==> flow/design.v <==
module synchronizer(
	input clk,
	input reset_n,
	input async,
	output logic sync
);
	logic d1;
	always_ff @(posedge clk) begin 
		if(~reset_n) begin
			 d1 <= 0;
			 sync <= 0;
		end else begin
			 d1 <= async;
			 sync <= d1;
		end
	end
endmodule
module ff #(parameter BIT_RESET = 1) (
	input clk,     
	input reset_n,   
	input D,
	input en_i,
	output logic Q
);
	always_ff @(posedge clk) begin : proc_
		if(~reset_n) begin
			Q <= BIT_RESET;
		end else if(en_i) begin
			Q <= D;
		end else Q <= Q;
	end
endmodule : ff
module parity (
    input  logic        parity_type_i,      
    input  logic [7:0]  data_i,
    input  logic [1:0]  data_bit_num_i,     
    output logic        parity_bit_o
);
    logic parity_calculated;
    always_comb begin
        case (data_bit_num_i)
            2'b00: parity_calculated = ^data_i[4:0];    
            2'b01: parity_calculated = ^data_i[5:0];    
            2'b10: parity_calculated = ^data_i[6:0];    
            2'b11: parity_calculated = ^data_i[7:0];    
            default: parity_calculated = ^data_i;       
        endcase
        parity_bit_o = (parity_type_i) ? parity_calculated : ~parity_calculated;
    end
endmodule : parity
module piso (
	input clk,     
	input reset_n,   
	input shift_en_i,
	input load_en_i,
	input load_d0_i,
	input [7:0] data_i,
	output logic tx_o
);	
	logic [7:0] data;
	wire  f1, f2, f3, f4, f5, f6, f7;
	assign data[7] = load_en_i ? data_i[7] : 1;
	assign data[6] = load_en_i ? data_i[6] : f7;
	assign data[5] = load_en_i ? data_i[5] : f6;
	assign data[4] = load_en_i ? data_i[4] : f5;
	assign data[3] = load_en_i ? data_i[3] : f4;
	assign data[2] = load_en_i ? data_i[2] : f3;
	assign data[1] = load_en_i ? data_i[1] : f2;
	assign data[0] = (load_d0_i) ? 0 : (load_en_i ? data_i[0] : f1);
	ff ff_1_inst (.clk(clk), .reset_n(reset_n), .en_i(shift_en_i), .D(data[0]), .Q(tx_o));
	ff ff_2_inst (.clk(clk), .reset_n(reset_n), .en_i(shift_en_i), .D(data[1]), .Q(f1));
	ff ff_3_inst (.clk(clk), .reset_n(reset_n), .en_i(shift_en_i), .D(data[2]), .Q(f2));
	ff ff_4_inst (.clk(clk), .reset_n(reset_n), .en_i(shift_en_i), .D(data[3]), .Q(f3));
	ff ff_5_inst (.clk(clk), .reset_n(reset_n), .en_i(shift_en_i), .D(data[4]), .Q(f4));
	ff ff_6_inst (.clk(clk), .reset_n(reset_n), .en_i(shift_en_i), .D(data[5]), .Q(f5));
	ff ff_7_inst (.clk(clk), .reset_n(reset_n), .en_i(shift_en_i), .D(data[6]), .Q(f6));
	ff ff_8_inst (.clk(clk), .reset_n(reset_n), .en_i(shift_en_i), .D(data[7]), .Q(f7));
endmodule 
module transmitter_controller (
	input clk,     
	input reset_n,   
	input tx_en_i,
	input start_tx_i,
	input trans_data_fi_i,
	input trans_stop_fi_i,
	input tick_d_i,
	input parity_en_i,
	input cts_ni,
	output logic trans_en_o,
	output logic tx_finish_o
);
	typedef enum logic [2:0] {
        IDLE,  
        CTS, 
        WAIT, 
        TRANS_START,  
        TRANS_DATA, 
        TRANS_PARITY,  
        TRANS_STOP, 
        FINISH 
    } state_t; 
	state_t current_state, next_state;
	always_ff @(posedge clk) begin 
		if(~reset_n) begin
				current_state <= IDLE;
		end else begin
				 current_state<= next_state;
			end
		end
	logic start_tx_d;
	always_ff @(posedge clk) begin 
		if(~reset_n) begin
			 start_tx_d<= 0;
		end else begin
			start_tx_d<= start_tx_i;
		end
	end
	assign negedge_start = start_tx_d & ~start_tx_i; 
	logic start_en_d, start_en_d1;
	always_ff @(posedge clk) begin : proc_
		if(~reset_n) begin
			start_en_d <= 0;
			start_en_d1 <= 0;
		end else begin
			start_en_d <= negedge_start;
			start_en_d1 <= start_en_d;
		end
	end
	always_comb begin
		case (current_state)
			IDLE:  next_state = (tx_en_i) ? CTS: IDLE;
			CTS: next_state = (~cts_ni) ? WAIT : (~tx_en_i) ? IDLE: CTS;
			WAIT: next_state = (cts_ni) ? CTS :  (~tx_en_i)? IDLE : (start_en_d1) ? TRANS_START : WAIT;
			TRANS_START: next_state =  (tick_d_i) ? TRANS_DATA: TRANS_START;
			TRANS_DATA: next_state = (trans_data_fi_i & parity_en_i) ? TRANS_PARITY : (trans_data_fi_i & ~parity_en_i) ? TRANS_STOP : TRANS_DATA;
			TRANS_PARITY: next_state = (tick_d_i) ? TRANS_STOP : TRANS_PARITY;
			TRANS_STOP: next_state = (trans_stop_fi_i) ? FINISH : TRANS_STOP;
			FINISH:	next_state = (tx_en_i & ~cts_ni & start_en_d1) ? TRANS_START : (tx_en_i & ~cts_ni) ? WAIT : (tx_en_i) ? CTS :  IDLE;
			default: next_state = IDLE; 
		endcase
	end
	always_comb begin
		trans_en_o = 1'b0;
		tx_finish_o = 1'b0;
		case (current_state)
			TRANS_START: begin
				trans_en_o = 1'b1;
			end
			TRANS_DATA: begin
				trans_en_o = 1'b1;
			end
			TRANS_PARITY: begin
				trans_en_o = 1'b1;
			end
			TRANS_STOP: begin
				trans_en_o = 1'b1;
			end
			FINISH:	tx_finish_o = 1'b1;
			default: begin
					trans_en_o = 1'b0;
		            tx_finish_o = 1'b0;
		    end
		endcase
	end
endmodule 	
module uart_transmitter(
    input clk,
    input reset_n,
    input start_tx_i,
    input tx_en_i,
    input parity_type_i,
    input parity_en_i,
    input [7:0] data_i,
    input tick_i,
    input stop_bit_num_i,
    input cts_ni,
    input [1:0] data_bit_num_i,
    output logic tx_o,
    output logic trans_fi_o
);
    logic [3:0] data_size;
    logic [3:0] cnt_data_trans;
    logic [1:0] stop_bit_size;
    logic [3:0] total_data;
    logic [7:0] data;
    wire trans_en;
    wire shift_en; 
    assign shift_en = trans_en ? tick_i : 1'b0;
    assign stop_bit_size = (stop_bit_num_i) ? 2: 1;
      always_comb begin
        case (data_bit_num_i)
            2'b00: begin
                data_size = 4'd5;
                data = {3'b111, data_i[4:0]};
            end
            2'b01: begin
                data_size = 4'd6;
                data = {2'b11, data_i[5:0]};
            end
            2'b10: begin
                data_size = 4'd7;
                data = {1'b1, data_i[6:0]};
            end
            2'b11: begin
                data_size = 4'd8;
                data = data_i;
            end
        endcase
        total_data = data_size + parity_en_i + stop_bit_size + 1;
    end
    logic [7:0] sampled_data;
    logic [3:0] total_data_sampled;
    logic [3:0] data_size_sampled;
    always_ff @(posedge clk) begin
        if(~reset_n) begin
            sampled_data <= 0;
            total_data_sampled <= 0;
            data_size_sampled <= 0;
        end else begin
            sampled_data <= data;
            total_data_sampled <= total_data;
            data_size_sampled <=  data_size;
        end
    end
    logic tick_d;
    always_ff @(posedge clk) begin
        if(~reset_n) begin
            tick_d <= 0;
        end else begin
            tick_d <= tick_i;
        end
    end
    always_ff @(posedge clk) begin 
            if(~reset_n) begin
                 cnt_data_trans <= 0;
            end else if(shift_en) begin
                 cnt_data_trans <=  cnt_data_trans + 1;
            end else if(~trans_en)  begin
                cnt_data_trans <= 0;
            end
        end 
    wire parity_bit_o;
    parity parity_inst
        (
            .parity_type_i (parity_type_i),
            .data_i        (sampled_data),
            .data_bit_num_i(data_bit_num_i),
            .parity_bit_o  (parity_bit_o)
        );
    wire trans_data_fi, trans_stop_fi;
    assign trans_data_fi = (cnt_data_trans == (1+ data_size_sampled));
    assign trans_stop_fi = (cnt_data_trans == total_data_sampled);
    wire load_d0;
    assign load_d0 = (~|cnt_data_trans) | (parity_en_i & ~parity_bit_o & trans_data_fi);
    wire load_en;
    assign load_en = cnt_data_trans == 1;
    logic load_d0_sampled;
    logic load_en_sampled;
    logic trans_data_fi_sampled;
    logic trans_stop_fi_sampled;
    always_ff @(posedge clk) begin
           if(~reset_n) begin
            load_d0_sampled <= 0;
            load_en_sampled <= 0;
            trans_data_fi_sampled <= 0;
            trans_stop_fi_sampled <= 0;
        end else begin
            load_d0_sampled <= load_d0;
            load_en_sampled <= load_en;
            trans_data_fi_sampled <=  trans_data_fi;
            trans_stop_fi_sampled <=  trans_stop_fi;
        end
    end
    transmitter_controller transmitter_controller_inst
        (
            .clk             (clk),
            .reset_n         (reset_n),
            .tx_en_i         (tx_en_i),
            .start_tx_i      (start_tx_i),
            .trans_data_fi_i (trans_data_fi_sampled),
            .trans_stop_fi_i (trans_stop_fi_sampled),
            .tick_d_i        (tick_d),
            .cts_ni         (cts_ni),
            .parity_en_i     (parity_en_i),
            .trans_en_o      (trans_en),
            .tx_finish_o     (trans_fi_o)
        );
    piso piso_inst
        (
            .clk        (clk),
            .reset_n    (reset_n),
            .shift_en_i (shift_en),
            .load_en_i  (load_en_sampled),
            .load_d0_i (load_d0_sampled),
            .data_i     (sampled_data),
            .tx_o       (tx_o)
        );
endmodule 
module transmitter_fifo #(parameter DEPTH = 16)(
	input clk,
	input reset_n,
	input [7:0] fifo_tx_i,
	input fifo_tx_push_i,
	input fifo_tx_pop_i,
	input fifo_tx_reset_i,
	output logic  [7:0] fifo_tx_o,
	output  fifo_tx_empty_o,
	output  fifo_tx_full_o
	);
   localparam PTR_WIDTH = $clog2(DEPTH);
   logic [7:0] mem [0:DEPTH-1];
   logic [PTR_WIDTH-1:0] rd_ptr, wr_ptr;
   logic [PTR_WIDTH:0]   count;
    assign  fifo_tx_empty_o = (count == 0);
    assign fifo_tx_full_o  = (count == DEPTH);
    assign fifo_tx_o = mem[rd_ptr];
     always_ff @(posedge clk) begin
        if (~reset_n ) begin
            rd_ptr <= 0;
            wr_ptr <= 0;
            count  <= 0;
        end else if(fifo_tx_reset_i)  begin 
             rd_ptr <= 0;
            wr_ptr <= 0;
            count  <= 0;
        end else begin
            if (fifo_tx_push_i & !fifo_tx_full_o) begin
                mem[wr_ptr] <= fifo_tx_i;
                wr_ptr <= wr_ptr + 1;
                count <= count + 1;
            end
            if (fifo_tx_pop_i & !fifo_tx_empty_o) begin
                rd_ptr <= rd_ptr + 1;
                count <= count - 1;
            end
        end
    end
endmodule
module uart_tx_top (
    input        clk,
    input        reset_n,
    input        fifo_en_i,              
    input        tx_en_i,
    input        parity_type_i,
    input        parity_en_i,
    input        tick_i,
    input fifo_tx_reset_i,
    input        stop_bit_num_i,
    input [1:0]  data_bit_num_i,
    input [7:0]  data_i,  
    input hf_en_i,
    input cts_ni,              
    input        write_data_i,  
    input start_tx_i,        
    output         tx_o,
    output         fifo_tx_empty_o,
    output         fifo_tx_full_o,
    output         trans_fi_o
);
    logic tx_busy;
    assign fifo_tx_pop = fifo_en_i & trans_fi_o & ~fifo_tx_empty_o;
    logic [7:0] fifo_data_out;
    logic       fifo_push;
    logic write_data_d1, write_data_d2;
    always_ff @(posedge clk) begin 
        if (~reset_n) begin
            write_data_d1 <= 0;
            write_data_d2 <= 0;
        end else begin
            write_data_d1 <= write_data_i;
            write_data_d2 <= write_data_d1;
        end
    end
    synchronizer inst_synchronizer (.clk(clk), .reset_n(reset_n), .async(cts_ni), .sync(cts_sync));
    logic tx_busy_pulse;
    assign negedge_write_data_en = ~write_data_d1 & write_data_d2;
    assign fifo_push = fifo_en_i & negedge_write_data_en;
    assign cts_n = hf_en_i ? cts_sync : 0;
    transmitter_fifo fifo_tx_inst (
        .clk(clk),
        .reset_n(reset_n),
        .fifo_tx_i(data_i),
        .fifo_tx_push_i(fifo_push),
        .fifo_tx_pop_i(fifo_tx_pop),
        .fifo_tx_reset_i(fifo_tx_reset_i), 
        .fifo_tx_o(fifo_data_out),
        .fifo_tx_empty_o(fifo_tx_empty_o),
        .fifo_tx_full_o(fifo_tx_full_o)
    );
    logic [7:0] tx_data_mux;
    logic       start_tx;
    always_comb begin
        if (fifo_en_i) begin
            tx_data_mux = fifo_data_out;
            start_tx = start_tx_i |  (~fifo_tx_empty_o & tx_busy_pulse);
        end else begin
            tx_data_mux = data_i;
            start_tx    = start_tx_i; 
        end
    end
    logic tx_busy_d;
    always_ff @(posedge clk) begin 
        if(~reset_n) begin
            tx_busy_d <= 0;
        end else begin
            tx_busy_d <= tx_busy;
        end
    end
    assign negedge_tx_busy = ~tx_busy & tx_busy_d;
        always_ff @(posedge clk) begin 
        if(~reset_n) begin
            tx_busy_pulse <= 0;
        end else if (negedge_tx_busy) begin
            tx_busy_pulse <= 1;
        end else begin
            tx_busy_pulse <= 0;
        end
    end
     always_ff @(posedge clk) begin
        if (~reset_n) begin
            tx_busy <= 1'b0;
        end else if (trans_fi_o) begin
            tx_busy <= 1'b0;
        end else if (start_tx & tx_en_i) begin
            tx_busy <= 1'b1;  
        end
    end
    uart_transmitter uart_tx_inst (
        .clk(clk),
        .reset_n(reset_n),
        .cts_ni(cts_n),
        .start_tx_i(start_tx),
        .tx_en_i(tx_en_i),
        .parity_type_i(parity_type_i),
        .parity_en_i(parity_en_i),
        .data_i(tx_data_mux),
        .tick_i(tick_i),
        .stop_bit_num_i(stop_bit_num_i),
        .data_bit_num_i(data_bit_num_i),
        .tx_o(tx_o),
        .trans_fi_o(trans_fi_o)
    );
endmodule
module shift_register(
		input clk,
		input reset_n,
		input shift_en_i,
		input data_i,
		output [7:0] data_o
	);
	logic [7:0] shift_regs;
	always_ff @(posedge clk) begin
		if(~reset_n) begin
			shift_regs <= 0;
		end else if(shift_en_i) begin
			 shift_regs <= {data_i, shift_regs[7:1]} ;
		end
	end
	assign data_o = shift_regs;
endmodule
module receiver_controller(
		input clk,
		input reset_n,
		input rx_en_i,
		input start_bit_detected_i,
		input clk_1x_i,
		input clk_2x_i,
		input receive_data_fi_i,
		input receive_total_fi_i,
		input parity_en_i,
		input rts_ni,
		output logic receive_en,
		output logic data_o_valid,
		output logic receive_data_en
	);
	typedef enum logic [2:0] {
        IDLE,  
        RTS, 
        SCAN,  
        WAIT_START,  
        RECEIVE_DATA, 
        RECEIVE_PARITY, 
        RECEIVE_STOP, 
        FINISH 
    } state_t; 
	state_t current_state, next_state;
	always_ff @(posedge clk) begin 
		if(~reset_n) begin
				current_state <= IDLE;
		end else begin
				 current_state<= next_state;
			end
		end
	always_comb begin
		case (current_state)
			IDLE:  next_state = (rx_en_i) ? RTS: IDLE;
			RTS: next_state = (~rts_ni) ? SCAN : (~rx_en_i) ? IDLE: RTS; 
			SCAN: next_state = (rts_ni) ? RTS : (~rx_en_i)? IDLE : (start_bit_detected_i) ? WAIT_START : SCAN;
			WAIT_START: next_state = (clk_1x_i) ? RECEIVE_DATA: WAIT_START;
			RECEIVE_DATA: next_state = (receive_data_fi_i & parity_en_i) ? RECEIVE_PARITY : (receive_data_fi_i & ~ parity_en_i) ? RECEIVE_STOP : RECEIVE_DATA;  
			RECEIVE_PARITY : next_state = (clk_2x_i) ? RECEIVE_STOP : RECEIVE_PARITY;
			RECEIVE_STOP: next_state = (receive_total_fi_i) ? FINISH: RECEIVE_STOP;
			FINISH: next_state =  (rx_en_i & ~rts_ni & start_bit_detected_i) ? WAIT_START : (rx_en_i & ~rts_ni) ? SCAN : (rx_en_i) ? RTS : IDLE;
		endcase
	end
	always_comb begin
		receive_data_en = 1'b0;
		receive_en = 1'b0;
		data_o_valid = 1'b0;
		case (current_state)
			RECEIVE_DATA: begin
				receive_data_en = 1'b1;
				receive_en = 1'b1;
			end
			RECEIVE_PARITY: begin
				receive_en = 1'b1;
			end
			RECEIVE_STOP: begin
				receive_en = 1'b1;
			end
			FINISH:	data_o_valid = 1'b1;
			default: begin
					receive_data_en = 1'b0;
                    receive_en = 1'b0;
                    data_o_valid = 1'b0;
			end
		endcase
	end
endmodule
module uart_receiver(
		input clk,
		input reset_n,
		input rx_en_i,
		input tick_i,
	    input parity_type_i,
	    input parity_en_i,
    	input tx_i,
   		input stop_bit_num_i,
    	input [1:0] data_bit_num_i,
    	output logic [7:0] data_o,
    	input rts_ni,
    	output logic data_o_valid,
    	output logic parity_err_o,
    	output logic stop_bit_err_o
    	);
		logic [3:0] clk_div;
	wire tx_sync;
	synchronizer sync(
		.clk(clk),
		.reset_n(reset_n),
		.async(tx_i),
		.sync(tx_sync)
		);
	logic d1;
	always_ff @(posedge clk) begin 
		if(~reset_n) begin
			d1 <= 0;
		end else begin
			d1 <= tx_sync;
		end
	end
  	logic [3:0] data_size;
    logic [1:0] stop_bit_size;
    logic [3:0] total_data_size;
	logic [3:0] data_size_sampled;
	logic [3:0] total_data_size_sampled;
    logic [7:0] data;
    wire [7:0] data_receive;
    wire receive_en;
    	wire receive_data_en;
	assign clk_1x = clk_div == 4'b1111 & tick_i;
	assign clk_2x = clk_div == 4'b1110 & tick_i;
	assign data_receive_en = clk_1x  & receive_en;
	assign shift_receive_en = clk_1x & receive_data_en;
	logic [3:0] count_data;
	assign receive_data_fi = count_data == data_size_sampled;
    assign receive_total_fi_i = count_data == total_data_size_sampled;
	assign start_bit_detected = (d1 & ~tx_sync);
	assign stop_bit_size = (stop_bit_num_i) ? 2 : 1;
	assign parity_check = count_data == data_size_sampled & data_receive_en;
	logic parity_check_sampled;
	logic parity_bit_sampled;
	assign parity_bit = (parity_check_sampled) ? tx_sync : 0; 
	wire expected_parity_bit = (^data) ^ parity_type_i;
	assign parity_err = (parity_en_i && parity_check_sampled) ?
						(parity_bit_sampled != expected_parity_bit) : 1'b0;
  	assign stop_bit_1_check = (count_data == data_size_sampled + parity_en_i) && data_receive_en; 
  	assign stop_bit_2_check = (count_data == data_size_sampled + parity_en_i + 1) && data_receive_en;
	logic stop_bit_1_check_sampled;
	logic stop_bit_2_check_sampled;
  	assign stop_bit_err = (stop_bit_1_check_sampled & (tx_sync != 1'b1)) |
                      (stop_bit_num_i & stop_bit_2_check_sampled & (tx_sync != 1'b1));
always_ff @(posedge clk) begin
		if(~reset_n) begin
			data_o <= 0;
		end else if(receive_total_fi_i) begin
				data_o <= data;
			end
		end
      always_comb begin
        case (data_bit_num_i)
            2'b00: begin
                data_size = 4'd5;
                data = {3'b000, data_receive[7:3]};
            end
            2'b01: begin
                data_size = 4'd6;
                data = {2'b00, data_receive[7:2]};
            end
            2'b10: begin
                data_size = 4'd7;
                data = {1'b0, data_receive[7:1]};
            end
            2'b11: begin
                data_size = 4'd8;
                data = data_receive;
            end
        endcase
        total_data_size = data_size + parity_en_i + stop_bit_size;
    end
	always_ff @(posedge clk) begin
		if(~reset_n) begin
			 parity_err_o <= 0;
			 data_size_sampled <= 0;
			 total_data_size_sampled <= 0;
			 parity_check_sampled <= 0;
			 parity_bit_sampled <= 0;
			 stop_bit_1_check_sampled <= 0;
			 stop_bit_2_check_sampled <= 0;
			 stop_bit_err_o <= 0;
		end else begin
			 parity_err_o <= parity_err;
			 data_size_sampled <= data_size;
			 total_data_size_sampled <= total_data_size;
			 parity_check_sampled <= parity_check;
			 parity_bit_sampled <= parity_bit;
			 stop_bit_1_check_sampled <= stop_bit_1_check;
			 stop_bit_2_check_sampled <= stop_bit_2_check;
			 stop_bit_err_o <= stop_bit_err;
		end
	end
	always_ff @(posedge clk) begin
		if(~reset_n) begin
			 count_data <= 0;
		end else if(data_receive_en) begin
			 count_data <= count_data + 1;
		end else if(receive_total_fi_i) begin
				count_data <= 0;
			end
	end
	always_ff @(posedge clk) begin 
		if(~reset_n) begin
			clk_div <= 0;
		end else if(tick_i) begin
			clk_div <= clk_div + 1;
		end
	end
		shift_register shift_register_inst
		(
			.clk        (clk),
			.reset_n    (reset_n),
			.shift_en_i (shift_receive_en),
			.data_i     (tx_sync),
			.data_o     (data_receive)
		);
	receiver_controller receiver_controller_inst
		(
			.clk                  (clk),
			.reset_n              (reset_n),
			.rx_en_i              (rx_en_i),
			.rts_ni              (rts_ni),
			.start_bit_detected_i (start_bit_detected),
			.clk_1x_i             (clk_1x),
			.clk_2x_i             (clk_2x),
			.receive_data_fi_i    (receive_data_fi),
			.receive_total_fi_i   (receive_total_fi_i),
			.parity_en_i          (parity_en_i),
			.receive_data_en      (receive_data_en),
			.data_o_valid         (data_o_valid),
			.receive_en (receive_en)
		);
endmodule
module receiver_fifo #(
    parameter DEPTH = 16
)(
    input            clk,
    input             reset_n,
    input   [7:0] fifo_rx_i,
    input               fifo_rx_push_i,
    input               fifo_rx_pop_i,
    input               fifo_rx_reset_i,
    input   [1:0]       fifo_rx_trig_level_i,
    output logic [7:0] fifo_rx_o,
    output              fifo_rx_empty_o,
    output              fifo_rx_full_o,
    output fifo_rx_triggered_o
    );
    localparam PTR_WIDTH = $clog2(DEPTH);
    logic [7:0] mem [0:DEPTH-1];
    logic [PTR_WIDTH-1:0] rd_ptr, wr_ptr;
    logic [PTR_WIDTH:0]   count;
    logic [PTR_WIDTH:0] trig_level;
    always_comb begin
        case (fifo_rx_trig_level_i)
            2'd0: trig_level = 1;
            2'd1: trig_level = 4;
            2'd2: trig_level = 8;
            default: trig_level = 14;
        endcase
    end
    assign fifo_rx_triggered_o = (count >= trig_level);
    assign fifo_rx_empty_o = (count == 0);
    assign fifo_rx_full_o  = (count == DEPTH);
    assign fifo_rx_o = mem[rd_ptr];
    always_ff @(posedge clk) begin
        if (~reset_n) begin
            rd_ptr <= 0;
            wr_ptr <= 0;
            count  <= 0;
        end else if(fifo_rx_reset_i) begin
            rd_ptr <= 0;
            wr_ptr <= 0;
            count  <= 0;
        end else begin
            if (fifo_rx_push_i & !fifo_rx_full_o) begin
                mem[wr_ptr] <= fifo_rx_i;
                wr_ptr <= wr_ptr + 1;
                count <= count + 1;
            end
            if (fifo_rx_pop_i & !fifo_rx_empty_o) begin
                rd_ptr <= rd_ptr + 1;
                count <= count - 1;
            end
        end
    end
endmodule
module uart_rx_top (
    input        clk,
    input        reset_n,
    input        rx_en_i,
    input        tick_i,
    input        parity_type_i,
    input        parity_en_i,
    input        tx_i,
    input fifo_rx_reset_i,
    input        stop_bit_num_i,
    input [1:0]  data_bit_num_i,
    input        fifo_en_i,    
    input  force_rts_i,                
    input        fifo_rx_pop_i,
    input [1:0]  fifo_rx_trig_level_i,
    input        hf_en_i,
    input rdr_empty_i,
    output logic [7:0]  data_o,
    output logic        data_o_valid,
    output logic        parity_err_o,
    output logic        stop_bit_err_o,
    output logic        fifo_rx_empty_o,
    output fifo_rx_overrun,
    output logic rts_no
);
    logic [7:0] receiver_data;
    logic       receiver_data_valid;
    wire fifo_rx_full_o;
    wire trigger_fifo_lt_14;
    assign trigger_fifo_lt_14 = ~(fifo_rx_trig_level_i[0] & fifo_rx_trig_level_i[1]);
    uart_receiver uart_rx_inst (
        .clk(clk),
        .reset_n(reset_n),
        .rx_en_i(rx_en_i),
        .tick_i(tick_i),
        .parity_type_i(parity_type_i),
        .parity_en_i(parity_en_i),
        .tx_i(tx_i),
        .rts_ni        (rts_no),
        .stop_bit_num_i(stop_bit_num_i),
        .data_bit_num_i(data_bit_num_i),
        .data_o(receiver_data),
        .data_o_valid(receiver_data_valid),
        .parity_err_o(parity_err_o),
        .stop_bit_err_o(stop_bit_err_o)
    );
    wire fifo_rx_triggered;
    logic [7:0] fifo_out;
    logic       fifo_push;
    always_ff @(posedge clk) begin
        if(~reset_n) begin
            rts_no <= 0;
        end else if(hf_en_i) begin
           if(force_rts_i) begin
            rts_no <= 0;
            end else if( (~fifo_en_i & ~rdr_empty_i) | (fifo_en_i &(trigger_fifo_lt_14 & fifo_rx_triggered) | (~trigger_fifo_lt_14 & fifo_rx_triggered))) begin 
                rts_no <= 1;
            end else if(  (~fifo_en_i & rdr_empty_i) | (fifo_en_i & (trigger_fifo_lt_14 & rts_no & fifo_rx_empty_o) | (~trigger_fifo_lt_14 & ~fifo_rx_triggered))) begin
                rts_no <= 0;
            end
         end
    end
    assign fifo_push = fifo_en_i && receiver_data_valid;
    receiver_fifo fifo_rx_inst (
        .clk(clk),
        .reset_n(reset_n),
        .fifo_rx_i(receiver_data),
        .fifo_rx_push_i(fifo_push),
        .fifo_rx_pop_i(fifo_rx_pop_i),
        .fifo_rx_reset_i(fifo_rx_reset_i),  
        .fifo_rx_o(fifo_out),
        .fifo_rx_empty_o(fifo_rx_empty_o),
        .fifo_rx_trig_level_i(fifo_rx_trig_level_i),
        .fifo_rx_full_o(fifo_rx_full_o),
        .fifo_rx_triggered_o (fifo_rx_triggered)
           );
    logic fifo_rx_pop_d;
    always_ff @(posedge clk) begin 
        if(~reset_n) begin
            fifo_rx_pop_d <= 0;
        end else begin
            fifo_rx_pop_d <= fifo_rx_pop_i;
        end
    end
    wire negedge_rx_pop= ~fifo_rx_pop_i & fifo_rx_pop_d;
    assign fifo_rx_overrun = fifo_en_i & fifo_rx_full_o & receiver_data_valid;
    logic [7:0] msg;
    logic data_valid;
    always_comb begin
        if (fifo_en_i) begin
            msg       = fifo_out;
            data_valid = (fifo_rx_empty_o & receiver_data_valid) | (~fifo_rx_empty_o & negedge_rx_pop );
        end else begin
            msg       = receiver_data;
            data_valid = receiver_data_valid;
        end
    end
    logic data_valid_d;
    always_ff @(posedge clk) begin : proc_
        if(~reset_n) begin
            data_o_valid <= 0;
            data_valid_d <= 0;      
        end else  begin
            data_valid_d <= data_valid;
             data_o_valid <= data_valid_d;
        end
    end
    always_ff @(posedge clk) begin
        if(~reset_n) begin
            data_o <= 0;
        end else if(data_valid_d) begin
            data_o <= msg;
        end
    end
endmodule
module baud_generator #(
    parameter SYSTEM_FREQUENCY = 50_000_000,
    parameter SAMPLING_RATE = 16
) (
    input clk,
    input reset_n,
    input [2:0] baud_sl_i,
    output logic tick_tx,
    output logic tick_rx
);
    logic [31:0] BIT_PERIOD_TX, BIT_PERIOD_RX;
    logic [31:0] counter_tx, counter_rx;
    logic [2:0] baud_sl_prev;
    logic baud_changed;
    logic [31:0] BIT_PERIOD_TX_SEL, BIT_PERIOD_RX_SEL;
    always_comb begin
        case (baud_sl_i)
            3'd0: begin BIT_PERIOD_TX_SEL = SYSTEM_FREQUENCY / 4800;   BIT_PERIOD_RX_SEL = SYSTEM_FREQUENCY / (16 *4800);   end
            3'd1: begin BIT_PERIOD_TX_SEL = SYSTEM_FREQUENCY / 9600;   BIT_PERIOD_RX_SEL = SYSTEM_FREQUENCY / (16 *9600);   end
            3'd2: begin BIT_PERIOD_TX_SEL = SYSTEM_FREQUENCY / 14400;  BIT_PERIOD_RX_SEL = SYSTEM_FREQUENCY / (16 *14400);  end
            3'd3: begin BIT_PERIOD_TX_SEL = SYSTEM_FREQUENCY / 19200;  BIT_PERIOD_RX_SEL = SYSTEM_FREQUENCY / (16 *19200);  end
            3'd4: begin BIT_PERIOD_TX_SEL = SYSTEM_FREQUENCY / 38400;  BIT_PERIOD_RX_SEL = SYSTEM_FREQUENCY / (16 *38400);  end
            3'd5: begin BIT_PERIOD_TX_SEL = SYSTEM_FREQUENCY / 57600;  BIT_PERIOD_RX_SEL = SYSTEM_FREQUENCY / (16 *57600);  end
            3'd6: begin BIT_PERIOD_TX_SEL = SYSTEM_FREQUENCY / 115200; BIT_PERIOD_RX_SEL = SYSTEM_FREQUENCY / (16 *115200); end
            default: begin BIT_PERIOD_TX_SEL = SYSTEM_FREQUENCY / 230400; BIT_PERIOD_RX_SEL = SYSTEM_FREQUENCY / (16 *230400); end
        endcase
    end
    always_ff @(posedge clk) begin
        if (!reset_n) begin
            baud_sl_prev <= 0;
            baud_changed <= 0;
        end else begin
            baud_changed <= (baud_sl_i != baud_sl_prev);
            baud_sl_prev <= baud_sl_i;
        end
    end
    always_ff @(posedge clk) begin : proc_
        if(~reset_n) begin
            BIT_PERIOD_TX <= SYSTEM_FREQUENCY / 115200;
            BIT_PERIOD_RX <= SYSTEM_FREQUENCY / (16 *115200);
        end else if(baud_changed) begin
            BIT_PERIOD_TX <= BIT_PERIOD_TX_SEL;
            BIT_PERIOD_RX <= BIT_PERIOD_RX_SEL;
        end
    end
    always_ff @(posedge clk) begin
        if (~reset_n ) begin
            counter_tx <= 0;
            tick_tx <= 0;
        end else if(baud_changed) begin
         counter_tx <= 0;
            tick_tx <= 0;
        end else begin
            if (counter_tx == BIT_PERIOD_TX - 1) begin
                counter_tx <= 0;
                tick_tx <= 1;
            end else begin
                counter_tx <= counter_tx + 1;
                tick_tx <= 0;
            end
        end
    end
    always_ff @(posedge clk) begin
        if (!reset_n || baud_changed) begin
            counter_rx <= 0;
            tick_rx <= 0;
        end else begin
            if (counter_rx == BIT_PERIOD_RX - 1) begin
                counter_rx <= 0;
                tick_rx <= 1;
            end else begin
                counter_rx <= counter_rx + 1;
                tick_rx <= 0;
            end
        end
    end
endmodule
module apb_controller(
	input clk,
	input reset_n,
	input psel_i,
	input penable_i,
	input addr_err_i,
	output logic pready_o,
	output logic act_en_o,
	output logic pslverr_o
);
assign pslverr_o = addr_err_i & pready_o;
	typedef enum logic [1:0] {
    IDLE   = 2'b00,
    SETUP  = 2'b01,
    WAIT_ = 2'b10,
    ACCESS = 2'b11
  } state_e;
  state_e current_state, next_state;
  always_ff @(posedge clk) begin
    if (~reset_n) begin
      current_state <= IDLE;
    end else begin
      current_state <= next_state;
    end
  end
   always_comb begin
    next_state = IDLE;
    case (current_state)
      IDLE: begin
        if (psel_i & !penable_i) begin
          next_state = SETUP;
        end
      end
      SETUP: begin
      	if(~psel_i) next_state = IDLE;
      	else if(penable_i) next_state = WAIT_;
      	else next_state = SETUP;
      end
      WAIT_: begin
      	next_state = ACCESS;
      end
      ACCESS: begin
      	next_state = IDLE;
      end
      default: next_state = IDLE;
    endcase
  end
 always_comb begin
 	pready_o = 1'b0;
 	act_en_o = 1'b0;
    case (current_state)
      IDLE: begin
      end
      SETUP: begin
      end
      WAIT_: begin
      	act_en_o = 1'b1;
      end
      ACCESS: begin
      	pready_o = 1'b1;
      end
    endcase
  end
endmodule 
module register_file (
	input        clk,            
	input        reset_n,
	input [11:0] addr_i,
	input        wr_rd_i,
	input        en_i,
	input [31:0] pwdata_i,
	input [3:0]  byte_strobe_i,
	output logic [31:0] prdata_o,
	output logic [31:0] tdr_o,
	input [31:0] rdr_i,
	output logic [31:0] lcr_o,
	output logic [31:0] ocr_o,
	input [31:0] lsr_i,
	output logic [31:0] fcr_o,
	output logic [31:0] ier_o,
	input [31:0] iir_i,
  output logic [31:0] hcr_o,
	output logic        addr_err_o
);
    localparam logic [11:0] ADDR_TDR = 12'h000;
    localparam logic [11:0] ADDR_RDR = 12'h004;
    localparam logic [11:0] ADDR_LCR = 12'h008;
    localparam logic [11:0] ADDR_OCR = 12'h00C;
    localparam logic [11:0] ADDR_LSR = 12'h010;
    localparam logic [11:0] ADDR_FCR = 12'h014;
    localparam logic [11:0] ADDR_IER = 12'h018;
    localparam logic [11:0] ADDR_IIR = 12'h01C;
    localparam logic [11:0] ADDR_HCR = 12'h020;
  wire start_tx_pulse;
  assign start_tx_pulse = ocr_o[1];
  always_ff @(posedge clk) begin
    if (~reset_n) begin
      tdr_o       <= 32'b0;
      lcr_o       <= 32'b0;
      ocr_o       <= 32'b0;
      fcr_o       <= 32'b0;
      ier_o       <= 32'b0;
      hcr_o <=    32'b0;
      prdata_o    <= 32'b0;
      addr_err_o  <= 1'b0;
    end else begin
      addr_err_o <= 1'b0;
      if (start_tx_pulse) begin
        ocr_o[1] <= 1'b0; 
      end
      if (en_i & wr_rd_i) begin   
        unique case (addr_i)
          ADDR_TDR: begin
            if (byte_strobe_i[0]) tdr_o[7:0]    <= pwdata_i[7:0];
            if (byte_strobe_i[1]) tdr_o[15:8]   <= pwdata_i[15:8];
            if (byte_strobe_i[2]) tdr_o[23:16]  <= pwdata_i[23:16];
            if (byte_strobe_i[3]) tdr_o[31:24]  <= pwdata_i[31:24];
          end
        ADDR_LCR: begin
          if (byte_strobe_i[0]) lcr_o[7:0]    <= pwdata_i[7:0];
          if (byte_strobe_i[1]) lcr_o[15:8]   <= pwdata_i[15:8];
          if (byte_strobe_i[2]) lcr_o[23:16]  <= pwdata_i[23:16];
          if (byte_strobe_i[3]) lcr_o[31:24]  <= pwdata_i[31:24];
        end
        ADDR_OCR: begin
          if (byte_strobe_i[0]) ocr_o[7:0]    <= pwdata_i[7:0];
          if (byte_strobe_i[1]) ocr_o[15:8]   <= pwdata_i[15:8];
          if (byte_strobe_i[2]) ocr_o[23:16]  <= pwdata_i[23:16];
          if (byte_strobe_i[3]) ocr_o[31:24]  <= pwdata_i[31:24];
        end
        ADDR_FCR: begin
          if (byte_strobe_i[0]) fcr_o[7:0]    <= pwdata_i[7:0];
          if (byte_strobe_i[1]) fcr_o[15:8]   <= pwdata_i[15:8];
          if (byte_strobe_i[2]) fcr_o[23:16]  <= pwdata_i[23:16];
          if (byte_strobe_i[3]) fcr_o[31:24]  <= pwdata_i[31:24];
        end
        ADDR_IER: begin
          if (byte_strobe_i[0]) ier_o[7:0]    <= pwdata_i[7:0];
          if (byte_strobe_i[1]) ier_o[15:8]   <= pwdata_i[15:8];
          if (byte_strobe_i[2]) ier_o[23:16]  <= pwdata_i[23:16];
          if (byte_strobe_i[3]) ier_o[31:24]  <= pwdata_i[31:24];
        end
      ADDR_HCR: begin
        if (byte_strobe_i[0]) hcr_o[7:0]    <= pwdata_i[7:0];
        if (byte_strobe_i[1]) hcr_o[15:8]   <= pwdata_i[15:8];
        if (byte_strobe_i[2]) hcr_o[23:16]  <= pwdata_i[23:16];
        if (byte_strobe_i[3]) hcr_o[31:24]  <= pwdata_i[31:24];
      end
      default: addr_err_o <= 1'b1;
    endcase
    end else if (en_i & !wr_rd_i) begin   
        unique case (addr_i)
          ADDR_TDR: prdata_o <= tdr_o;
          ADDR_RDR: prdata_o <= rdr_i;
          ADDR_LCR: prdata_o <= lcr_o;
          ADDR_OCR: prdata_o <= ocr_o;
          ADDR_LSR: prdata_o <= lsr_i;
          ADDR_FCR: prdata_o <= fcr_o;
          ADDR_IER: prdata_o <= ier_o;
          ADDR_IIR: prdata_o <= iir_i;
          ADDR_HCR: prdata_o <= hcr_o;
          default: begin
            prdata_o   <= 32'b0;
            addr_err_o <= 1'b1;
          end
        endcase
      end
    end
  end
endmodule
module apb_slave (
	input clk,    
	input preset_n,  
	input psel,
	input penable,
	input pwrite,
	input[11:0] paddr,
	input[3:0] pstrb,
	input[31:0] pwdata,
	output pready,
	output pslverr,
	output[31:0] prdata,
	output [31:0] tdr,
	input  [31:0] rdr,
	output logic [31:0] lcr,
	output logic [31:0] ocr,
	input [31:0] lsr,
	output logic [31:0] fcr,
	output logic [31:0] ier,
	input [31:0] iir,
	output logic [31:0] hcr
);
	logic addr_err;
	logic register_access_en;
	apb_controller apb_controller_inst
		(
			.clk        (clk),
			.reset_n    (preset_n),
			.psel_i     (psel),
			.penable_i  (penable),
			.addr_err_i (addr_err),
			.pready_o   (pready),
			.act_en_o   (register_access_en),
			.pslverr_o  (pslverr)
		);
	register_file register_file_inst
		(
			.clk           (clk),
			.reset_n       (preset_n),
			.addr_i        (paddr),
			.wr_rd_i       (pwrite),
			.en_i          (register_access_en),
			.pwdata_i      (pwdata),
			.byte_strobe_i (pstrb),
			.prdata_o      (prdata),
			.tdr_o         (tdr),
			.rdr_i         (rdr),
			.lcr_o         (lcr),
			.ocr_o         (ocr),
			.lsr_i         (lsr),
			.fcr_o         (fcr),
			.ier_o         (ier),
			.iir_i         (iir),
	.hcr_o        (hcr),
			.addr_err_o    (addr_err)
		);
endmodule 
module apb_uart #(
    parameter SYSTEM_FREQUENCY = 50_000_000,
    parameter SAMPLING_RATE = 16
)(
    input pclk,  
    input preset_n,  
    input psel,
    input penable,
    input pwrite,
    input[11:0] paddr,
    input[3:0] pstrb,
    input[31:0] pwdata,
    output pready,
    output pslverr,
    output[31:0] prdata,
    output irq,
    output logic baud_o,
    output logic tick_rx, 
    input cts_n,
    input rx,
    output tx,
    output rts_n
);
    localparam logic [11:0] ADDR_TDR = 12'h000;
    localparam logic [11:0] ADDR_RDR = 12'h004;
    localparam logic [11:0] ADDR_LCR = 12'h008;
    localparam logic [11:0] ADDR_OCR = 12'h00C;
    localparam logic [11:0] ADDR_LSR = 12'h010;
    localparam logic [11:0] ADDR_FCR = 12'h014;
    localparam logic [11:0] ADDR_IER = 12'h018;
    localparam logic [11:0] ADDR_IIR = 12'h01C;
    localparam logic [11:0] ADDR_HCR = 12'h020;
    logic [31:0] tdr;
    logic [31:0] rdr;
    logic [31:0] lcr;
    logic [31:0] ocr;
    logic [31:0] lsr;
    logic [31:0] fcr;
    logic [31:0] ier;
    logic [31:0] iir;
    logic [31:0] hcr;
    logic [31:0] pwdata_d;
    logic psel_d;
    logic penable_d;
    logic pwrite_d;
    logic [11:0] paddr_d;
    logic [3:0] pstrb_d;
    always_ff @(posedge pclk or negedge preset_n) begin
        if(~preset_n) begin
             pwdata_d<= 0;
             psel_d <= 0;
             penable_d <= 0;
             pwrite_d <= 0;
             paddr_d <= 0;
             pstrb_d <= 0;
        end else begin
            pwdata_d <= pwdata;
            psel_d <= psel;
            penable_d <= penable;
            pwrite_d <= pwrite;
            paddr_d <= paddr;
            pstrb_d <= pstrb;
        end
    end
    apb_slave apb_slave_inst
        (
            .clk      (pclk),
            .preset_n (preset_n),
            .psel     (psel_d),
            .penable  (penable_d),
            .pwrite   (pwrite_d),
            .paddr    (paddr_d),
            .pstrb    (pstrb_d),
            .pwdata   (pwdata_d),
            .pready   (pready),
            .pslverr  (pslverr),
            .prdata   (prdata),
            .tdr      (tdr),
            .rdr      (rdr),
            .lcr      (lcr),
            .ocr      (ocr),
            .lsr      (lsr),
            .fcr      (fcr),
            .ier      (ier),
            .iir      (iir),
            .hcr     (hcr)
        );
    assign cpu_read_rdr = pready & !pwrite & paddr == ADDR_RDR;
    assign cpu_write_tdr = pready & pwrite & paddr == ADDR_TDR;
    assign cpu_read_lsr = pready & !pwrite & paddr == ADDR_LSR;
    assign cpu_read_iir = pready & !pwrite & paddr == ADDR_IIR;
    logic tdr_empty;
    wire data_o_valid;
    wire fifo_rx_empty;
    wire fifo_rx_overrun;
    wire parity_err;
    wire stop_bit_err;
    logic rdr_empty;
    wire [7:0] data_received;
    wire fifo_tx_empty;
    wire fifo_tx_full;
    wire lsr0_set;
    assign lsr1_set = (~fcr[0] & ~rdr_empty) | (fcr[0] & ~fifo_rx_empty);
    assign lsr2_set = parity_err;
    assign lsr3_set = stop_bit_err;
    assign lsr4_set = (~fcr[0] & tdr_empty) | (fcr[0] & fifo_tx_empty);
    assign lsr5_set = (fcr[0] & parity_err & stop_bit_err);
    assign lsr6_set = (~fcr[0] & ~rdr_empty & data_o_valid) | fifo_rx_overrun;
    logic [31:0] prdata_prev;
    always_ff @(posedge pclk or negedge preset_n) begin 
        if(~preset_n) begin
            prdata_prev <= 0;
        end else begin
            prdata_prev <= prdata;
        end
    end
    assign lsr0_reset = cpu_read_lsr & ~prdata_prev[0] & prdata[0];
    assign lsr1_reset = (~fcr[0] & rdr_empty) | (fcr[0] & fifo_rx_empty);
    assign lsr2_reset = cpu_read_lsr & ~prdata_prev[2] & prdata[2];
    assign lsr3_reset = cpu_read_lsr & ~prdata_prev[3] & prdata[3];
    assign lsr4_reset = (~fcr[0] & ~tdr_empty) | (fcr[0] & ~fifo_tx_empty);
    assign lsr5_reset = cpu_read_lsr & ~prdata_prev[5] & prdata[5];
    assign lsr6_reset = cpu_read_lsr & ~prdata_prev[6] & prdata[6];
    logic cpu_write_tdr_d;
    always_ff @(posedge pclk or negedge preset_n) begin
        if (~preset_n) cpu_write_tdr_d <= 0;
        else cpu_write_tdr_d <= cpu_write_tdr;
    end  
    always_ff @(posedge pclk or negedge preset_n) begin 
        if(~preset_n) begin
             tdr_empty<= 1;
        end else if(cpu_write_tdr_d) begin
             tdr_empty <= 0;
        end else if((~fcr[0] &~tdr_empty & ocr[1] ) | (fcr[0] & ocr[1] & fifo_tx_empty)) begin
            tdr_empty <= 1;
        end
    end
    assign fifo_rx_pop_ready = cpu_read_rdr & ~fifo_rx_empty;
    logic fifo_rx_pop;
    always_ff @(posedge pclk or negedge preset_n) begin
        if(~preset_n) begin
            fifo_rx_pop <= 0;
        end else begin
            fifo_rx_pop <= fifo_rx_pop_ready;
        end
    end
    assign tick_tx = baud_o;
    baud_generator #(
        .SYSTEM_FREQUENCY(SYSTEM_FREQUENCY),
        .SAMPLING_RATE(SAMPLING_RATE)
    ) baud_gen_inst (
        .clk(pclk),
        .reset_n(preset_n),
        .baud_sl_i(lcr[7:5]),
        .tick_tx(baud_o),
        .tick_rx(tick_rx)
    );
    uart_tx_top uart_tx_top_inst
        (
            .clk             (pclk),
            .reset_n         (preset_n),
            .fifo_en_i       (fcr[0]),
            .tx_en_i         (ocr[0]),
            .parity_type_i   (lcr[4]),
            .parity_en_i     (lcr[3]),
            .tick_i          (tick_tx),
            .stop_bit_num_i  (lcr[2]),
            .cts_ni           (cts_n),
            .hf_en_i         (hcr[0]),
            .data_bit_num_i  (lcr[1:0]),
            .fifo_tx_reset_i(fcr[2]),
            .data_i          (tdr[7:0]),
            .write_data_i    (cpu_write_tdr_d), 
            .start_tx_i  (ocr[1]), 
            .tx_o            (tx),
            .fifo_tx_empty_o (fifo_tx_empty),
            .fifo_tx_full_o  (fifo_tx_full),
            .trans_fi_o       (lsr0_set)
        );
    uart_rx_top uart_rx_top_inst
        (
            .clk                  (pclk),
            .reset_n              (preset_n),
            .rx_en_i              (ocr[2]),
            .tick_i               (tick_rx),
            .parity_type_i        (lcr[4]),
            .parity_en_i          (lcr[3]),
            .tx_i                 (rx),
            .stop_bit_num_i       (lcr[2]),
            .data_bit_num_i       (lcr[1:0]),
            .fifo_en_i              (fcr[0]),
            .fifo_rx_reset_i     (fcr[1]),
            .fifo_rx_trig_level_i(fcr[4:3]),
            .hf_en_i             (hcr[0]),
            .force_rts_i          (hcr[1]),
            .fifo_rx_pop_i        (fifo_rx_pop),
            .data_o               (data_received),
            .data_o_valid         (data_o_valid),
            .parity_err_o         (parity_err),
            .stop_bit_err_o       (stop_bit_err),
            .fifo_rx_empty_o      (fifo_rx_empty),
            .fifo_rx_overrun     (fifo_rx_overrun),
            .rts_no              (rts_n),
            .rdr_empty_i      (rdr_empty)
        );
    always_ff @(posedge pclk or negedge preset_n) begin 
        if(~preset_n) begin
            lsr[31:0] <= 0;
        end else begin
            if(lsr0_set) begin
                lsr[0] <= 1;
            end 
            if(lsr0_reset) begin
                lsr[0] <= 0;
            end
            if(lsr1_set) begin
                lsr[1] <= 1;
            end 
            if(lsr1_reset) begin
                lsr[1] <= 0;
            end
            if(lsr2_set) begin
                lsr[2] <= 1;
            end 
            if(lsr2_reset) begin
                lsr[2] <= 0;
            end
            if(lsr3_set) begin
                lsr[3] <= 1;
            end 
            if(lsr3_reset) begin
                lsr[3] <= 0;
            end
            if(lsr4_set) begin
                lsr[4] <= 1;
            end 
            if(lsr4_reset) begin
                lsr[4] <= 0;
            end
            if(lsr5_set) begin
                lsr[5] <= 1;
            end 
            if(lsr5_reset) begin
                lsr[5] <= 0;
            end
            if(lsr6_set) begin
                lsr[6] <= 1;
            end 
            if(lsr6_reset) begin
                lsr[6] <= 0;
            end
        end
    end
    always_ff @(posedge pclk or negedge preset_n) begin 
        if(~preset_n) begin
            rdr <= 0;
            rdr_empty <= 1;
        end else if(data_o_valid) begin
            rdr <= {24'b0, data_received};
            rdr_empty <= 1'b0;
        end else if(cpu_read_rdr) begin
            rdr_empty <= 1'b1;
        end
    end
    wire lsr_stt = (lsr[2] | lsr[3]  | lsr[5] | lsr[6]);
       always_ff @(posedge pclk or negedge preset_n) begin 
        if(~preset_n) begin
            iir <= 32'h00000001; 
        end else begin
            if(cpu_read_iir) begin
                iir[2:0] <=  3'b001; 
            end else begin
                if(ier[2] & lsr_stt) begin
                    iir[2:0] <=  3'b110; 
                end else if(ier[0] & ~rdr_empty) begin
                    iir[2:0] <=  3'b100; 
                end else if(ier[1] & tdr_empty & ocr[1]) begin
                    iir[2:0] <=  3'b010; 
                end 
            end
        end
    end
    assign irq = ~iir[0];
endmodule
--- tool output ---
## From RTL to reports: apb_uart

Tool output for the design above before and after an edit, in the order of the flow.
Lines under "original" count in the file above, lines under "edited" in the edited file.
"change": "edited" minus "original" as printed here.
Operators carry their Yosys type and port widths (W data, S select, Z words).
Not given: -

- Design top: apb_uart
- Clock: pclk
- Standard-cell library: sky130hd
- Timing corner: tt_025C_1v80

## Edit of the RTL

The edit as a unified diff against the file above.
This change comes from a script, not from a designer. No optimisation was intended, and the edited design may behave differently.

```diff
@@ -860,5 +860,5 @@
     output logic tick_rx
 );
-    logic [31:0] BIT_PERIOD_TX, BIT_PERIOD_RX;
+    logic [47:0] BIT_PERIOD_TX, BIT_PERIOD_RX;
     logic [31:0] counter_tx, counter_rx;
     logic [2:0] baud_sl_prev;
```

## Elaborated design

Counts by Yosys on the flattened word-level netlist (proc, flatten, opt, wreduce; memories kept). Print and check cells are left out.
Memory sizes are those after Yosys's memory passes, which may raise the word count (mostly to a power of two), join words into wider ones and drop unused or constant bits.

Storage and ports:

| what | original | edited | change |
|---|---|---|---|
| flip-flop bits (word level) | 565 | 565 | 0 |
| bits in writable memories | 256 | 256 | 0 |
| clocked read ports x word width | 16 | 16 | 0 |
| memories | 2 | 2 | 0 |
| output and inout port bits | 39 | 39 | 0 |
| cells after elaboration | 528 | 528 | 0 |

Memories:

| what | original | edited |
|---|---|---|
| words x width with read and write ports | uart_rx_top_inst.fifo_rx_inst.mem 16 x 8 bit 1R1W; uart_tx_top_inst.fifo_tx_inst.mem 16 x 8 bit 1R1W | uart_rx_top_inst.fifo_rx_inst.mem 16 x 8 bit 1R1W; uart_tx_top_inst.fifo_tx_inst.mem 16 x 8 bit 1R1W |

Cells by class:

| what | original | edited | change |
|---|---|---|---|
| $add $sub $neg | 24 | 24 | 0 |
| $lt $le $gt $ge | 1 | 1 | 0 |
| eq/ne operators | 55 | 55 | 0 |
| multiplexer cells | 124 | 124 | 0 |
| bitwise gates (word level) | 126 | 126 | 0 |
| reductions and logical operators | 85 | 85 | 0 |

Operator list:

| operator | original | edited | change |
|---|---|---|---|
| $eq A32 B32 Y1 | 2 | 0 | -2 |
| $sub A32 B1 Y32 const B | 2 | 0 | -2 |
| $eq A32 B48 Y1 | 0 | 2 | +2 |
| $sub A32 B1 Y33 const B | 0 | 2 | +2 |
| $and A1 B1 Y1 | 83 | 83 | 0 |
| $mux W1 | 60 | 60 | 0 |
| $not A1 Y1 | 25 | 25 | 0 |
| $reduce_and A3 Y1 | 24 | 24 | 0 |
| $mux W3 | 18 | 18 | 0 |
| $or A1 B1 Y1 | 17 | 17 | 0 |
| $mux W4 | 14 | 14 | 0 |
| $reduce_bool A2 Y1 | 12 | 12 | 0 |
| $eq A3 B3 Y1 const B | 11 | 11 | 0 |
| $logic_not A1 Y1 | 9 | 9 | 0 |
| $add A4 B1 Y4 const B | 8 | 8 | 0 |
| $mux W8 | 8 | 8 | 0 |
| $mux W2 | 7 | 7 | 0 |
| $eq A12 B5 Y1 const B | 6 | 6 | 0 |
| $eq A3 B2 Y1 const B | 6 | 6 | 0 |
| $eq A2 B2 Y1 const B | 5 | 5 | 0 |
| $reduce_or A2 Y1 | 5 | 5 | 0 |
| $eq A4 B4 Y1 | 4 | 4 | 0 |
| $logic_and A1 B1 Y1 | 4 | 4 | 0 |
| $mux W5 | 4 | 4 | 0 |
| $reduce_and A2 Y1 | 4 | 4 | 0 |
| $reduce_or A3 Y1 | 4 | 4 | 0 |
| $add A4 B1 Y4 | 3 | 3 | 0 |
| $eq A2 B1 Y1 const B | 3 | 3 | 0 |

Not every row of either side is listed.

## Logic depth

Yosys ltp: most cells in a row. Word level: on the elaborated netlist, between registers, memories and ports. Mapped: between sequential cells and ports; inverters and the memories' decode and read muxes count.

Logic depth:

| what | original | edited | change |
|---|---|---|---|
| depth after elaboration | 10 | 10 | 0 |
| ABC_AREA | 0 | 0 | - |
| gate-level depth with buffers | 12 | 12 | 0 |

## Mapped cells and area

Source: synth_stat.txt of the flow (Yosys; design flattened, memories mapped). It holds for the ABC_AREA given above (unset counts as 0); a run with the other value may have another netlist.

Synthesis totals:

| what | original | edited | change |
|---|---|---|---|
| standard cells after synthesis | 3020 | 3044 | +24 |
| cell area after synthesis (µm²) | 33271.9 | 33726.1 | +454.2 |
| mapped flip-flops | 810 | 810 | 0 |

Cell types:

| type | original | edited | change |
|---|---|---|---|
| sky130_fd_sc_hd__o21ai_0 | 84 | 177 | +93 |
| sky130_fd_sc_hd__nand2_1 | 436 | 379 | -57 |
| sky130_fd_sc_hd__a21oi_1 | 232 | 178 | -54 |
| sky130_fd_sc_hd__a21boi_0 | 2 | 52 | +50 |
| sky130_fd_sc_hd__nor2b_1 | 14 | 53 | +39 |
| sky130_fd_sc_hd__nor2_1 | 260 | 225 | -35 |
| sky130_fd_sc_hd__a31oi_1 | 42 | 15 | -27 |
| sky130_fd_sc_hd__mux2_2 | 13 | 37 | +24 |
| sky130_fd_sc_hd__a22oi_1 | 20 | 40 | +20 |
| sky130_fd_sc_hd__a222oi_1 | 27 | 8 | -19 |
| sky130_fd_sc_hd__nor3_2 | 27 | 10 | -17 |
| sky130_fd_sc_hd__nor3_1 | 46 | 34 | -12 |
| sky130_fd_sc_hd__mux2i_1 | 79 | 90 | +11 |
| sky130_fd_sc_hd__clkbuf_1 | 131 | 141 | +10 |
| sky130_fd_sc_hd__nand3_1 | 73 | 64 | -9 |
| sky130_fd_sc_hd__nand4_1 | 30 | 39 | +9 |
| sky130_fd_sc_hd__a221oi_1 | 34 | 26 | -8 |
| sky130_fd_sc_hd__nand2b_1 | 26 | 18 | -8 |

Not every row of either side is listed.
The figures by module come from a second, unflattened synthesis with its own total; it is not the netlist above.

Unflattened totals:

| what | original | edited | change |
|---|---|---|---|
| cell total of the unflattened synthesis | 3180 | 3171 | -9 |
| area total of the unflattened synthesis (µm²) | 35167.5 | 35038.6 | -128.9 |

Each row is one instance without its submodules.

Modules, original:

| module | instances | cells | area (µm²) | sequential area (µm²) |
|---|---|---|---|---|
| register_file | 1 | 1213 | 10251.1 | 4504.3 |
| receiver_fifo | 1 | 339 | 5893.2 | 4184.0 |
| transmitter_fifo | 1 | 324 | 5816.8 | 4184.0 |
| baud_generator | 1 | 606 | 5257.5 | 2102.0 |
| apb_uart | 1 | 136 | 2371.0 | 1955.6 |
| uart_receiver | 1 | 193 | 1779.2 | 620.6 |
| uart_transmitter | 1 | 116 | 1172.4 | 500.5 |
| uart_rx_top | 1 | 56 | 559.3 | 240.2 |
| transmitter_controller | 1 | 41 | 415.4 | 220.2 |
| receiver_controller | 1 | 33 | 326.6 | 160.2 |
| shift_register | 1 | 25 | 301.5 | 160.2 |
| uart_tx_top | 1 | 28 | 289.0 | 100.1 |
| ff | 8 | 3 | 33.8 | 20.0 |
| apb_controller | 1 | 14 | 142.6 | 80.1 |

original: Modules not listed: 4.

Modules, edited:

| module | instances | cells | area (µm²) | sequential area (µm²) |
|---|---|---|---|---|
| register_file | 1 | 1213 | 10251.1 | 4504.3 |
| receiver_fifo | 1 | 339 | 5893.2 | 4184.0 |
| transmitter_fifo | 1 | 324 | 5816.8 | 4184.0 |
| baud_generator | 1 | 597 | 5128.7 | 2102.0 |
| apb_uart | 1 | 136 | 2371.0 | 1955.6 |
| uart_receiver | 1 | 193 | 1779.2 | 620.6 |
| uart_transmitter | 1 | 116 | 1172.4 | 500.5 |
| uart_rx_top | 1 | 56 | 559.3 | 240.2 |
| transmitter_controller | 1 | 41 | 415.4 | 220.2 |
| receiver_controller | 1 | 33 | 326.6 | 160.2 |
| shift_register | 1 | 25 | 301.5 | 160.2 |
| uart_tx_top | 1 | 28 | 289.0 | 100.1 |
| ff | 8 | 3 | 33.8 | 20.0 |
| apb_controller | 1 | 14 | 142.6 | 80.1 |

edited: Modules not listed: 4.

## Worst setup path after synthesis

OpenSTA on the mapped netlist: ideal clock, no wires. The path of least setup slack (recovery checks aside). Input and output delay are each 20% of the period. Register names are those of the netlist, which keeps one name where synthesis merged equal registers.

Timing post-synthesis:

| what | original | edited | change |
|---|---|---|---|
| path kind | in2reg | in2reg | - |
| start point | in preset_n | in preset_n | - |
| end point | mem uart_rx_top_inst.fifo_rx_inst.mem[0][0] | mem uart_rx_top_inst.fifo_rx_inst.mem[12][0] | - |
| period (ns) | 20.0 | 20.0 | 0.0 |
| library setup time (ns) | 0.395 | 0.370 | -0.025 |
| arrival (ns) | 5.458 | 5.345 | -0.113 |
| data required time (ns) | 19.605 | 19.630 | +0.025 |
| setup slack (ns) | 14.147 | 14.285 | +0.138 |
| path delay (ns) | 1.853 | 1.715 | -0.138 |
| stages on the path | 4 | 5 | +1 |
| buffers on the path | 2 | 3 | +1 |
| synthesis period reached (ns) | 5.853 | 5.715 | -0.138 |

"path delay" = arrival - input delay + setup time.
"stages on the path": output pins that drive a net of the path, with the launching flip-flop's if there is one; two outputs of one cell count as two.
"synthesis period reached" is the clock period less the worst setup slack; recovery checks do not enter. This is arithmetic on one report: input and output delays are still those of the set period (20% each).
The rows between start and end are the longest chain of elaborated cells between them; the timing report does not say that the signal goes this way. Where chains are equally long, one stands for them.
A line is the first line of the expression or statement that the cell stems from. Yosys adds cells for indexed reads and writes and turns some case tables into memories.
original: Only ways into the end's enable, where the timed path ends, are counted here.

On the way, post-synthesis, original:
- Path through: sky130_fd_sc_hd__clkbuf_1 -> sky130_fd_sc_hd__nand2b_1 -> sky130_fd_sc_hd__clkbuf_1 -> sky130_fd_sc_hd__nor4_1
- Cells in the longest elaborated chain: 1
- Elaborated cells on any way between the ends: 2
- Classes of those cells: 2 x mux

RTL lines, path post-synthesis, original:

| what | line | text |
|---|---|---|
| start, declared | 1161 | `input preset_n,` |
| $mux W4 | 716 | `if (~reset_n) begin` |
| end, declared | 699 | `logic [7:0] mem [0:DEPTH-1];` |

edited: Only ways into the end's enable, where the timed path ends, are counted here.

On the way, post-synthesis, edited:
- Path through: sky130_fd_sc_hd__clkbuf_1 -> sky130_fd_sc_hd__clkbuf_1 -> sky130_fd_sc_hd__clkbuf_1 -> sky130_fd_sc_hd__nand4b_1 -> sky130_fd_sc_hd__nor2_1
- Cells in the longest elaborated chain: 1
- Elaborated cells on any way between the ends: 2
- Classes of those cells: 2 x mux

RTL lines, path post-synthesis, edited:

| what | line | text |
|---|---|---|
| start, declared | 1161 | `input preset_n,` |
| $mux W4 | 716 | `if (~reset_n) begin` |
| end, declared | 699 | `logic [7:0] mem [0:DEPTH-1];` |

## Path in the finished layout

From the final timing report of the runs of set A: the path of least setup slack in the routed layout; clock arrival at registers is part of the times.

Timing after layout:

| what | original | edited | change |
|---|---|---|---|
| path kind | reg2reg | reg2reg | - |
| start point | reg paddr_d[3] | reg paddr_d[2] | - |
| end point | reg apb_slave_inst.register_file_inst.lcr_o[12] | reg apb_slave_inst.register_file_inst.fcr_o[26] | - |
| period (ns) | 6.06 | 6.06 | 0.00 |
| library setup time (ns) | 0.16 | 0.15 | -0.01 |
| arrival (ns) | 4.01 | 4.07 | +0.06 |
| data required time (ns) | 6.54 | 6.58 | +0.04 |
| setup slack (ns) | 2.53 | 2.51 | -0.02 |
| stages on the path | 7 | 7 | 0 |
| buffers on the path | 1 | 1 | 0 |

The rows between start and end are the longest chain of elaborated cells between them; the timing report does not say that the signal goes this way. Where chains are equally long, one stands for them.

On the way, after layout, original:
- Path through: sky130_fd_sc_hd__dfrtp_1 -> sky130_fd_sc_hd__nor2b_1 -> sky130_fd_sc_hd__and2_1 -> sky130_fd_sc_hd__buf_4 -> sky130_fd_sc_hd__nand2_1 -> sky130_fd_sc_hd__nand2_1 -> sky130_fd_sc_hd__a21oi_1
- Cells in the longest elaborated chain: 2
- Elaborated cells on any way between the ends: 2
- Classes of those cells: 1 x eq/ne; 1 x reduce/logical

RTL lines, path after layout, original:

| what | line | text |
|---|---|---|
| start, declared | 1201 | `logic [11:0] paddr_d;` |
| start, assigned | 1209 | `paddr_d <= 0;` |
| start, assigned | 1216 | `paddr_d <= paddr;` |
| $eq A12 B4 Y1 | 1040 | `unique case (addr_i)` |
| $reduce_and A3 Y1 | - |  |
| end, assigned | 1027 | `lcr_o       <= 32'b0;` |
| end, assigned | 1049 | `if (byte_strobe_i[1]) lcr_o[15:8]   <= pwdata_i[15:8];` |
| end, declared | 1004 | `output logic [31:0] lcr_o,` |

On the way, after layout, edited:
- Path through: sky130_fd_sc_hd__dfrtp_2 -> sky130_fd_sc_hd__buf_4 -> sky130_fd_sc_hd__nor2b_1 -> sky130_fd_sc_hd__nand3_1 -> sky130_fd_sc_hd__nor2_1 -> sky130_fd_sc_hd__mux2i_1 -> sky130_fd_sc_hd__nor2_1
- Cells in the longest elaborated chain: 2
- Elaborated cells on any way between the ends: 2
- Classes of those cells: 1 x eq/ne; 1 x reduce/logical

RTL lines, path after layout, edited:

| what | line | text |
|---|---|---|
| start, declared | 1201 | `logic [11:0] paddr_d;` |
| start, assigned | 1209 | `paddr_d <= 0;` |
| start, assigned | 1216 | `paddr_d <= paddr;` |
| $eq A12 B5 Y1 | 1040 | `unique case (addr_i)` |
| $reduce_and A3 Y1 | - |  |
| end, assigned | 1029 | `fcr_o       <= 32'b0;` |
| end, assigned | 1063 | `if (byte_strobe_i[3]) fcr_o[31:24]  <= pwdata_i[31:24];` |
| end, declared | 1007 | `output logic [31:0] fcr_o,` |

## Layout results

Runs of the flow (Yosys, OpenROAD) on both versions; the two runs of a pair have the same settings. The constraints put input and output delay at 20% of the set period each and load the outputs with 0.01 pF.

Flow settings, set A:
- CORE_UTILIZATION: 40
- period_ns: 6.06
- CAP_MARGIN: 20
- CORE_MARGIN: 2
- SLEW_MARGIN: 20

Results, set A:

| what | original | edited | change |
|---|---|---|---|
| Yosys chip area after synthesis (µm²) | 33271.9 | 33726.1 | +454.2 |
| die outline area (µm²) | 85503.6 | 86653.7 | +1150.1 |
| utilization after layout (%) | 46.3 | 46.0 | -0.3 |
| lowest setup slack (ns) | 2.534 | 2.509 | -0.025 |
| total design power (uW) | 11379 | 11167 | -212 |
| achieved clock period (ns) | 3.526 | 3.551 | +0.025 |

Flow settings, set B:
- CORE_UTILIZATION: 20
- CTS_CLUSTER_SIZE: 44
- GPL_ROUTABILITY_DRIVEN: 0
- MAX_ROUTING_LAYER: met5
- PLACE_DENSITY_LB_ADDON: 0.15
- TNS_END_PERCENT: 45
- period_ns: 10.6
- CAP_MARGIN: 20
- CORE_MARGIN: 2
- SLEW_MARGIN: 20

Results, set B:

| what | original | edited | change |
|---|---|---|---|
| Yosys chip area after synthesis (µm²) | 33271.9 | 33726.1 | +454.2 |
| die outline area (µm²) | 169637.0 | 171930.0 | +2293.0 |
| utilization after layout (%) | 24.1 | 24.0 | -0.1 |
| lowest setup slack (ns) | 6.133 | 6.231 | +0.098 |
| total design power (uW) | 6703 | 6681 | -22 |
| achieved clock period (ns) | 4.467 | 4.369 | -0.098 |

"achieved clock period" is the run's clock period less its worst setup slack. It is reckoned from that one timing run; input and output delays stay at 20% of the period that was set.
"total design power" rests on the timing tool's default activity at the inputs, not on a simulated workload.
--- end ---
